==> flow/design.v <==
`timescale 1ns / 1ps
module mult_gen_0(
    CLK,
    A,
    B,
    P
);
input              CLK;
input      [7:0]   A;
input      [7:0]   B;
output     [7:0]   P;
reg [7:0]  a_reg;
reg [7:0]  b_reg;
reg [7:0]  p_reg0;
reg [7:0]  p_reg1;
assign P = p_reg1;
always @(posedge CLK) begin
    a_reg  <= A;
    b_reg  <= B;
    p_reg0 <= a_reg * b_reg;
    p_reg1 <= p_reg0;
end
endmodule
`timescale 1ns / 1ps
module pe(
clk, 
rst,
in_data, 
in_weight, 
in_psum,
in_data_update, 
in_weight_update, 
in_psum_update,
out_psum, 
out_psum_vld
    );
parameter WIDTH             = 8;
parameter PIPELINE_STAGE    = 3;
input                               clk;
input                               rst;
input   [WIDTH - 1 : 0]             in_data;
input   [WIDTH - 1 : 0]             in_weight;
input   [WIDTH - 1 : 0]         in_psum;
input                               in_data_update;
input                               in_weight_update;
input                               in_psum_update;
output  [WIDTH - 1 : 0]         out_psum;
output                              out_psum_vld;
reg     [WIDTH - 1 : 0]             in_data_reg;
reg     [WIDTH - 1 : 0]             in_weight_reg;
reg     [WIDTH - 1 : 0]             in_psum_reg;
wire                                in_update;
wire    [WIDTH - 1 : 0]         out_mult;
reg     [WIDTH - 1 : 0]         in_psum_pipeline        [0 : PIPELINE_STAGE - 1];
reg                                 out_psum_vld_pipeline   [0 : PIPELINE_STAGE];
integer i;
mult_gen_0 mult_unit (
  .CLK(clk),   
  .A(in_data_reg),       
  .B(in_weight_reg),       
  .P(out_mult)       
);
assign in_update = (in_data_update | in_weight_update | in_psum_update);
assign out_psum = in_psum_pipeline[PIPELINE_STAGE-1] + out_mult;
assign out_psum_vld = out_psum_vld_pipeline[PIPELINE_STAGE];
always @(posedge clk) begin
    if(rst) begin
        in_data_reg <= 0;
        in_weight_reg <= 0;
        in_psum_reg <= 0;
    end
    else begin
        if(in_data_update) begin
            in_data_reg <= in_data;
        end
        if(in_weight_update) begin
            in_weight_reg <= in_weight;
        end
        if(in_psum_update) begin
            in_psum_reg <= in_psum;
        end
    end
end
always @(posedge clk) begin
    if(rst) begin
        for(i = 0; i <= PIPELINE_STAGE; i = i + 1) begin: zero_init_out_psum_vld
            out_psum_vld_pipeline[i] <= 0;
        end 
    end
    else begin
        out_psum_vld_pipeline[0] <= in_update;
        for(i = 0; i < PIPELINE_STAGE; i = i + 1) begin: pipeline_stage_out_psum_vld
            out_psum_vld_pipeline[i+1] <= out_psum_vld_pipeline[i];
        end 
    end
end
always @(posedge clk) begin
    if(rst) begin
        for(i = 0; i <= PIPELINE_STAGE - 1; i = i + 1) begin: zero_init_in_psum
            in_psum_pipeline[i] <= 0;
        end 
    end
    else begin
        in_psum_pipeline[0] <= in_psum_reg;
        for(i = 0; i < PIPELINE_STAGE - 1; i = i + 1) begin: pipeline_stage_in_psum
            in_psum_pipeline[i+1] <= in_psum_pipeline[i];
        end 
    end
end
endmodule
`timescale 1ns / 1ps
module pmul(
clk,rst,
in_update,
in_data2,
in_data1,
in_data0,
in_weight2,
in_weight1,
in_weight0,
psum,
psum_vld
    );
    parameter WIDTH = 8;
    input clk;
    input rst;
    input [WIDTH-1:0] in_data2;
    input [WIDTH-1:0] in_data1;
    input [WIDTH-1:0] in_data0;
    input [WIDTH-1:0] in_weight2;
    input [WIDTH-1:0] in_weight1;
    input [WIDTH-1:0] in_weight0;
    input wire        in_update;
    output [WIDTH-1:0]psum;
    output            psum_vld;
    wire [2:0] out_psum_vld;
    wire [WIDTH-1:0] out_psum [0:2];
    assign psum = out_psum[2] + out_psum[1] + out_psum[0];
    assign psum_vld = (out_psum_vld == 3'b111);
    pe pe2( .clk(clk), .rst(rst), 
            .in_data(in_data2), .in_weight(in_weight2), .in_psum(0), 
            .in_data_update(in_update), .in_weight_update(in_update), .in_psum_update(in_update), 
            .out_psum(out_psum[2]), .out_psum_vld(out_psum_vld[2]));
    pe pe1( .clk(clk), .rst(rst), 
            .in_data(in_data1), .in_weight(in_weight1), .in_psum(0), 
            .in_data_update(in_update), .in_weight_update(in_update), .in_psum_update(in_update), 
            .out_psum(out_psum[1]), .out_psum_vld(out_psum_vld[1]));
    pe pe0( .clk(clk), .rst(rst), 
            .in_data(in_data0), .in_weight(in_weight0), .in_psum(0), 
            .in_data_update(in_update), .in_weight_update(in_update), .in_psum_update(in_update), 
            .out_psum(out_psum[0]), .out_psum_vld(out_psum_vld[0]));
endmodule
`timescale 1ns / 1ps
module pcore(
    clk,rst,
    in_update,  
    activate2,
    activate1,
    activate0,
    weight2,
    weight1,
    weight0,
    out_psum,
    out_psum_vld
    );
    parameter WIDTH = 8;
    input wire                      clk,rst,in_update;
    input  wire [3*WIDTH-1:0]       activate2;
    input  wire [3*WIDTH-1:0]       activate1;
    input  wire [3*WIDTH-1:0]       activate0;
    input  wire [3*WIDTH-1:0]       weight2;
    input  wire [3*WIDTH-1:0]       weight1;
    input  wire [3*WIDTH-1:0]       weight0;
    output wire [WIDTH-1:0]         out_psum;
    output wire                     out_psum_vld;
    wire        [WIDTH-1:0]         psum[0:2];
    wire        [2:0]               psum_vld;
    assign out_psum = psum[2] + psum[1] + psum[0];
    assign out_psum_vld = psum_vld[2] & psum_vld[1] & psum_vld[0];
    pmul #(.WIDTH(WIDTH))p2(.clk(clk), .rst(rst), 
         .in_update(in_update), 
         .in_data2(activate2[3*WIDTH-1:2*WIDTH]), .in_data1(activate2[2*WIDTH-1:1*WIDTH]), .in_data0(activate2[1*WIDTH-1:0]), 
         .in_weight2(weight2[3*WIDTH-1:2*WIDTH]), .in_weight1(weight2[2*WIDTH-1:1*WIDTH]), .in_weight0(weight2[1*WIDTH-1:0]), 
         .psum(psum[2]), .psum_vld(psum_vld[2]));
    pmul #(.WIDTH(WIDTH))p1(.clk(clk), .rst(rst), 
         .in_update(in_update), 
         .in_data2(activate1[3*WIDTH-1:2*WIDTH]), .in_data1(activate1[2*WIDTH-1:1*WIDTH]), .in_data0(activate1[1*WIDTH-1:0]), 
         .in_weight2(weight1[3*WIDTH-1:2*WIDTH]), .in_weight1(weight1[2*WIDTH-1:1*WIDTH]), .in_weight0(weight1[1*WIDTH-1:0]), 
         .psum(psum[1]), .psum_vld(psum_vld[1]));
    pmul #(.WIDTH(WIDTH))p0(.clk(clk), .rst(rst), 
         .in_update(in_update), 
         .in_data2(activate0[3*WIDTH-1:2*WIDTH]), .in_data1(activate0[2*WIDTH-1:1*WIDTH]), .in_data0(activate0[1*WIDTH-1:0]), 
         .in_weight2(weight0[3*WIDTH-1:2*WIDTH]), .in_weight1(weight0[2*WIDTH-1:1*WIDTH]), .in_weight0(weight0[1*WIDTH-1:0]), 
         .psum(psum[0]), .psum_vld(psum_vld[0]));
endmodule
`timescale 1ns / 1ps
module computing_core(
clk,rst,
load_done,
activate0,
activate1,
activate2,
weight0,
weight1,
weight2,
weight3,
out_psum0,
out_psum1,
out_psum2,
out_psum3,
out_psum_vld
    );
    parameter WIDTH = 8;
    input  wire                 clk,rst,load_done;
    input  wire  [9*WIDTH-1:0]   weight0,weight1,weight2,weight3;
    input  wire [3*WIDTH-1:0]   activate0;
    input  wire [3*WIDTH-1:0]   activate1;
    input  wire [3*WIDTH-1:0]   activate2;
    output wire [WIDTH-1:0]     out_psum0;
    output wire [WIDTH-1:0]     out_psum1;
    output wire [WIDTH-1:0]     out_psum2;
    output wire [WIDTH-1:0]     out_psum3;
    output wire                 out_psum_vld;
    wire [3:0]      psum_vld;
    assign out_psum_vld = psum_vld[0] & psum_vld[1] & psum_vld[2] & psum_vld[3];
    pcore #(.WIDTH(WIDTH))p0(.clk(clk), .rst(rst), .in_update(load_done),
            .activate2(activate0),
            .activate1(activate1),
            .activate0(activate2),
            .weight2({weight0[64+:8], weight0[56+:8], weight0[48+:8]}),
            .weight1({weight0[40+:8], weight0[32+:8], weight0[24+:8]}),
            .weight0({weight0[16+:8], weight0[8+:8],  weight0[0+:8]}),
            .out_psum(out_psum0), .out_psum_vld(psum_vld[0]));
    pcore #(.WIDTH(WIDTH))p1(.clk(clk), .rst(rst), .in_update(load_done),
            .activate2(activate0),
            .activate1(activate1),
            .activate0(activate2),
            .weight2({weight1[64+:8], weight1[56+:8], weight1[48+:8]}),
            .weight1({weight1[40+:8], weight1[32+:8], weight1[24+:8]}),
            .weight0({weight1[16+:8], weight1[8+:8] , weight1[0+:8]}),
            .out_psum(out_psum1), .out_psum_vld(psum_vld[1]));
    pcore #(.WIDTH(WIDTH))p2(.clk(clk), .rst(rst), .in_update(load_done),
            .activate2(activate0),
            .activate1(activate1),
            .activate0(activate2),
            .weight2({weight2[64+:8], weight2[56+:8], weight2[48+:8]}),
            .weight1({weight2[40+:8], weight2[32+:8], weight2[24+:8]}),
            .weight0({weight2[16+:8], weight2[8+:8] , weight2[0+:8]}),
            .out_psum(out_psum2), .out_psum_vld(psum_vld[2]));
    pcore #(.WIDTH(WIDTH))p3(.clk(clk), .rst(rst), .in_update(load_done),
            .activate2(activate0),
            .activate1(activate1),
            .activate0(activate2),
            .weight2({weight3[64+:8], weight3[56+:8], weight3[48+:8]}),
            .weight1({weight3[40+:8], weight3[32+:8], weight3[24+:8]}),
            .weight0({weight3[16+:8], weight3[8+:8] , weight3[0+:8]}),
            .out_psum(out_psum3), .out_psum_vld(psum_vld[3]));
endmodule
--- tool output ---
## Tool chain data of computing_core

Each step is given for the RTL above and for the edited RTL.
Lines under "unedited" count in the file above, lines under "edited" in the edited file.
"change" is "edited" less "unedited", of the values as shown; "rel. change" is that difference over "unedited", in percent.
Cell names lack the library's common part.
A cell with -- has no value.

- Design top: computing_core
- Clock input: clk
- Cell library: sky130hd
- Library corner: tt_025C_1v80

## Edit of the RTL

The edit as a unified diff against the file above.
This change comes from a script, not from a designer. The edited design behaves differently; no optimisation was intended.

```diff
@@ -71,5 +71,5 @@
     end
     else begin
-        if(in_data_update) begin
+        begin
             in_data_reg <= in_data;
         end
```

## Word-level counts

Source: Yosys, flattened and elaborated. Widths are those after wreduce; folded enables and synchronous resets count as part of the registers. Registers that Yosys merges into a memory's read port (data or address) are not register bits. Print and check cells do not count. Equal cells are merged and count once.

Bit counts:

| element | unedited | edited | change | rel. change (%) |
|---|---|---|---|---|
| elaborated cells | 235 | 235 | 0 | 0.00 |
| bits of input ports | 363 | 363 | 0 | 0.00 |
| register bits | 1300 | 1300 | 0 | 0.00 |

Operators by class:

| element | unedited | edited | change | rel. change (%) |
|---|---|---|---|---|
| $mul | 36 | 36 | 0 | 0.00 |
| add/subtract/negate cells | 32 | 32 | 0 | 0.00 |
| equality and inequality tests | 1 | 1 | 0 | 0.00 |

Operators with widths:

| kind | unedited | edited | change | rel. change (%) |
|---|---|---|---|---|
| multiplier 8 x 8 -> 8 bit | 36 | 36 | 0 | 0.00 |
| adder 8 bit | 32 | 32 | 0 | 0.00 |
| equality test 3 bit with constant B | 1 | 1 | 0 | 0.00 |

## Depth

Longest topological path by Yosys (ltp), each cell counted once; first at word level (registers and memories cut), then after technology mapping (sequential cells cut; the memories' decode and read muxes count).

Depth:

| element | unedited | edited | change | rel. change (%) |
|---|---|---|---|---|
| depth after elaboration | 4 | 4 | 0 | 0.00 |
| ABC_AREA | 0 | 0 | -- | -- |
| gate-level depth with buffers | 16 | 16 | 0 | 0.00 |
| gate-level depth less buffers | 15 | 15 | 0 | 0.00 |

## Mapped cells and area

The flow's flattened synthesis, as Yosys stat reports it; memories are mapped. The netlist is that of the ABC_AREA named above (0 if unset); the other value can give another one.

Synthesis totals:

| element | unedited | edited | change | rel. change (%) |
|---|---|---|---|---|
| flip-flop cells | 1300 | 1300 | 0 | 0.00 |
| mapped cells | 6579 | 6504 | -75 | -1.14 |
| cell area after synthesis (um2) | 69361.5 | 68878.6 | -482.9 | -0.70 |
| sequential area (um2) | 26025.0 | 26025.0 | 0.0 | 0.00 |

Cells by type:

| cell | unedited | edited | change | rel. change (%) |
|---|---|---|---|---|
| mux2i_1 | 360 | 288 | -72 | -20.00 |
| nor2b_1 | 4 | 76 | +72 | +1800.00 |
| nor2_1 | 364 | 294 | -70 | -19.23 |
| clkbuf_1 | 121 | 110 | -11 | -9.09 |
| xnor2_2 | 7 | 17 | +10 | +142.86 |
| xnor2_1 | 581 | 572 | -9 | -1.55 |
| nand2_1 | 480 | 471 | -9 | -1.88 |
| buf_1 | 0 | 8 | +8 | -- |
| and2_1 | 810 | 816 | +6 | +0.74 |
| inv_1 | 1029 | 1032 | +3 | +0.29 |
| buf_4 | 40 | 37 | -3 | -7.50 |
| nand2_2 | 6 | 9 | +3 | +50.00 |
| buf_6 | 4 | 2 | -2 | -50.00 |
| a21o_1 | 78 | 77 | -1 | -1.28 |
| xor2_1 | 64 | 63 | -1 | -1.56 |
| buf_2 | 23 | 24 | +1 | +4.35 |
| dfxtp_1 | 1300 | 1300 | 0 | 0.00 |
| fa_1 | 612 | 612 | 0 | 0.00 |

Not every row of either side is listed.
By module: a second synthesis without flattening, with its own total; a netlist apart from the flattened one above.

Second synthesis, totals:

| element | unedited | edited | change | rel. change (%) |
|---|---|---|---|---|
| cell total of the unflattened synthesis | 11997 | 11673 | -324 | -2.70 |
| area (unflattened synthesis) (um2) | 130163.6 | 127821.3 | -2342.3 | -1.80 |

Rows give one instance, submodules left out.

Modules, unedited:

| module | cells | area (um2) | instances |
|---|---|---|---|
| pe | 178 | 1893.1 | 36 |
| mult_gen_0 | 134 | 1526.5 | 36 |
| pmul #(WIDTH=8) | 48 | 441.7 | 12 |
| pcore #(WIDTH=8) | 47 | 437.9 | 4 |
| computing_core | 1 | 8.8 | 1 |

Modules, edited:

| module | cells | area (um2) | instances |
|---|---|---|---|
| pe | 169 | 1828.0 | 36 |
| mult_gen_0 | 134 | 1526.5 | 36 |
| pmul #(WIDTH=8) | 48 | 441.7 | 12 |
| pcore #(WIDTH=8) | 47 | 437.9 | 4 |
| computing_core | 1 | 8.8 | 1 |

## Path before layout

OpenSTA on the mapped netlist: ideal clock, no wires. The path of least setup slack (recovery checks aside). Input and output delay are each 20% of the period. Register names are those of the netlist, which keeps one name where synthesis merged equal registers.

Timing path post-synthesis:

| element | unedited | edited | change | rel. change (%) |
|---|---|---|---|---|
| kind | register -> output | register -> output | -- | -- |
| start | register p3.p2.pe0.mult_unit.p_reg1[2] | register p0.p1.pe0.mult_unit.p_reg1[3] | -- | -- |
| end | output out_psum3[6] | output out_psum0[7] | -- | -- |
| slack (ns) | 1.715 | 1.710 | -0.005 | -- |
| stages on the path | 13 | 15 | +2 | +15.38 |
| output delay (ns) | 1.300 | 1.300 | 0.000 | 0.00 |
| period (ns) | 6.5 | 6.5 | 0.0 | 0.00 |
| path buffers | 0 | 0 | 0 | -- |
| delay of the path (ns) | 3.485 | 3.490 | +0.005 | +0.14 |
| arrival time (ns) | 3.485 | 3.490 | +0.005 | +0.14 |
| synthesis period reached (ns) | 4.785 | 4.79 | +0.005 | +0.10 |

"delay of the path" is the arrival time less input delay plus setup time.
At an output port there is no setup time.
"stages on the path" counts driving pins, that of a launching flip-flop among them; a cell with two outputs on the path counts twice.
"synthesis period reached" is the clock period less the worst setup slack; recovery checks do not enter. This is arithmetic on one report: input and output delays are still those of the set period (20% each).
Between the ends stands the longest chain of elaborated cells between them, by number of cells; it is not shown to be the way that was timed. Of several equally long chains one is given.
A line is the first line of the expression or statement that the cell stems from. Yosys adds cells for indexed reads and writes and turns some case tables into memories.

Between the ends, post-synthesis, unedited:
- Path through: dfxtp_1 fa_1 fa_1 fa_1 inv_1 fa_1 inv_1 ha_1 fa_1 a21oi_1 nor2_1 nor2_1 xnor2_1
- Length of the longest elaborated chain: 3
- Elaborated cells between the ends (all ways): 3
- Source lines of those cells: 2
- Those cells by class: 3 x add/sub

RTL lines, path post-synthesis, unedited:

| element | RTL line | source |
|---|---|---|
| from (decl) | 15 | `reg [7:0]  p_reg1;` |
| from (assign) | 21 | `p_reg1 <= p_reg0;` |
| adder 8 bit | 138 | `assign psum = out_psum[2] + out_psum[1] + out_psum[0];` |
| adder 8 bit (2 in a row) | 178 | `assign out_psum = psum[2] + psum[1] + psum[0];` |
| to (decl) | 222 | `output wire [WIDTH-1:0]     out_psum3;` |

Between the ends, post-synthesis, edited:
- Path through: dfxtp_1 inv_1 fa_1 inv_1 fa_1 fa_1 inv_1 fa_1 inv_1 ha_1 a21o_1 a21oi_1 o21bai_1 a21oi_1 xnor2_1
- Length of the longest elaborated chain: 3
- Elaborated cells between the ends (all ways): 3
- Source lines of those cells: 2
- Those cells by class: 3 x add/sub

RTL lines, path post-synthesis, edited:

| element | RTL line | source |
|---|---|---|
| from (decl) | 15 | `reg [7:0]  p_reg1;` |
| from (assign) | 21 | `p_reg1 <= p_reg0;` |
| adder 8 bit | 138 | `assign psum = out_psum[2] + out_psum[1] + out_psum[0];` |
| adder 8 bit (2 in a row) | 178 | `assign out_psum = psum[2] + psum[1] + psum[0];` |
| to (decl) | 219 | `output wire [WIDTH-1:0]     out_psum0;` |

## Timing after layout

From the final timing report of the runs of set A: the path of least setup slack in the routed layout; clock arrival at registers is part of the times.

Timing path after layout:

| element | unedited | edited | change | rel. change (%) |
|---|---|---|---|---|
| kind | register -> output | register -> output | -- | -- |
| start | register p2.p0.pe0.mult_unit.p_reg1[2] | register p0.p0.pe0.mult_unit.p_reg1[2] | -- | -- |
| end | output out_psum2[4] | output out_psum0[4] | -- | -- |
| period (ns) | 6.5 | 6.5 | 0.0 | 0.00 |
| output delay (ns) | 1.30 | 1.30 | 0.00 | 0.00 |
| stages on the path | 14 | 14 | 0 | 0.00 |
| path buffers | 1 | 1 | 0 | 0.00 |
| arrival time (ns) | 4.93 | 4.97 | +0.04 | +0.81 |
| slack (ns) | 0.27 | 0.23 | -0.04 | -- |

Between the ends stands the longest chain of elaborated cells between them, by number of cells; it is not shown to be the way that was timed. Of several equally long chains one is given.

Between the ends, after layout, unedited:
- Path through: dfxtp_1 inv_1 fa_1 inv_1 fa_1 fa_1 inv_1 fa_1 inv_1 ha_1 inv_1 fa_1 xnor2_1 clkdlybuf4s50_1
- Length of the longest elaborated chain: 2
- Elaborated cells between the ends (all ways): 2
- Source lines of those cells: 2
- Those cells by class: 2 x add/sub

RTL lines, path after layout, unedited:

| element | RTL line | source |
|---|---|---|
| from (decl) | 15 | `reg [7:0]  p_reg1;` |
| from (assign) | 21 | `p_reg1 <= p_reg0;` |
| adder 8 bit | 138 | `assign psum = out_psum[2] + out_psum[1] + out_psum[0];` |
| adder 8 bit | 178 | `assign out_psum = psum[2] + psum[1] + psum[0];` |
| to (decl) | 221 | `output wire [WIDTH-1:0]     out_psum2;` |

Between the ends, after layout, edited:
- Path through: dfxtp_1 inv_1 fa_1 inv_1 fa_1 fa_1 inv_1 fa_1 inv_1 ha_1 inv_1 fa_1 xnor2_1 clkdlybuf4s50_1
- Length of the longest elaborated chain: 2
- Elaborated cells between the ends (all ways): 2
- Source lines of those cells: 2
- Those cells by class: 2 x add/sub

RTL lines, path after layout, edited:

| element | RTL line | source |
|---|---|---|
| from (decl) | 15 | `reg [7:0]  p_reg1;` |
| from (assign) | 21 | `p_reg1 <= p_reg0;` |
| adder 8 bit | 138 | `assign psum = out_psum[2] + out_psum[1] + out_psum[0];` |
| adder 8 bit | 178 | `assign out_psum = psum[2] + psum[1] + psum[0];` |
| to (decl) | 219 | `output wire [WIDTH-1:0]     out_psum0;` |

## Measured runs

Runs of the flow (Yosys, OpenROAD) on both versions; the two runs of a pair have the same settings. The constraints put input and output delay at 20% of the set period each and load the outputs with 0.01 pF.

Flow settings, set A:
- CORE_UTILIZATION: 40
- period_ns: 6.5
- CAP_MARGIN: 20
- CORE_MARGIN: 2
- SLEW_MARGIN: 20

Results, set A:

| element | unedited | edited | change | rel. change (%) |
|---|---|---|---|---|
| chip area in the Yosys report (um2) | 69361.5 | 68878.6 | -482.9 | -0.70 |
| total power after layout (uW) | 22986 | 25134 | +2148 | +9.34 |
| std-cell area (final layout) (um2) | 80721.2 | 80407.1 | -314.1 | -0.39 |
| worst setup slack after layout (ns) | 0.271 | 0.226 | -0.045 | -- |
| clock period achieved (ns) | 6.229 | 6.274 | +0.045 | +0.72 |
| worst hold slack in the final report (ns) | 0.312 | 0.308 | -0.004 | -- |
| post-route utilization (%) | 47.0 | 46.9 | -0.1 | -- |
| total negative slack (ns) | 0.000 | 0.000 | 0.000 | -- |
| die size (um2) | 176749.0 | 175532.0 | -1217.0 | -0.69 |

Flow settings, set B:
- ABC_AREA: 1
- CAP_MARGIN: 0
- CORE_MARGIN: 3
- CORE_UTILIZATION: 16
- GPL_TIMING_DRIVEN: 0
- MAX_ROUTING_LAYER: met5
- PLACE_DENSITY_LB_ADDON: 0.23
- SETUP_SLACK_MARGIN: 1.69
- SLEW_MARGIN: 35
- period_ns: 6.71

Results, set B:

| element | unedited | edited | change | rel. change (%) |
|---|---|---|---|---|
| chip area in the Yosys report (um2) | 74082.3 | 73204.0 | -878.3 | -1.19 |
| total power after layout (uW) | 23241 | 26662 | +3421 | +14.72 |
| std-cell area (final layout) (um2) | 92397.4 | 91471.5 | -925.9 | -1.00 |
| worst setup slack after layout (ns) | 0.477 | 0.639 | +0.162 | -- |
| clock period achieved (ns) | 6.233 | 6.071 | -0.162 | -2.60 |
| worst hold slack in the final report (ns) | 0.285 | 0.296 | +0.011 | -- |
| post-route utilization (%) | 20.1 | 20.1 | 0.0 | -- |
| total negative slack (ns) | 0.000 | 0.000 | 0.000 | -- |
| die size (um2) | 471214.0 | 465677.0 | -5537.0 | -1.18 |

"clock period achieved" is the run's clock period less its worst setup slack. It is reckoned from that one timing run; input and output delays stay at 20% of the period that was set.
"total power after layout" is the tool's figure for a default switching activity; nothing was simulated.
--- end ---
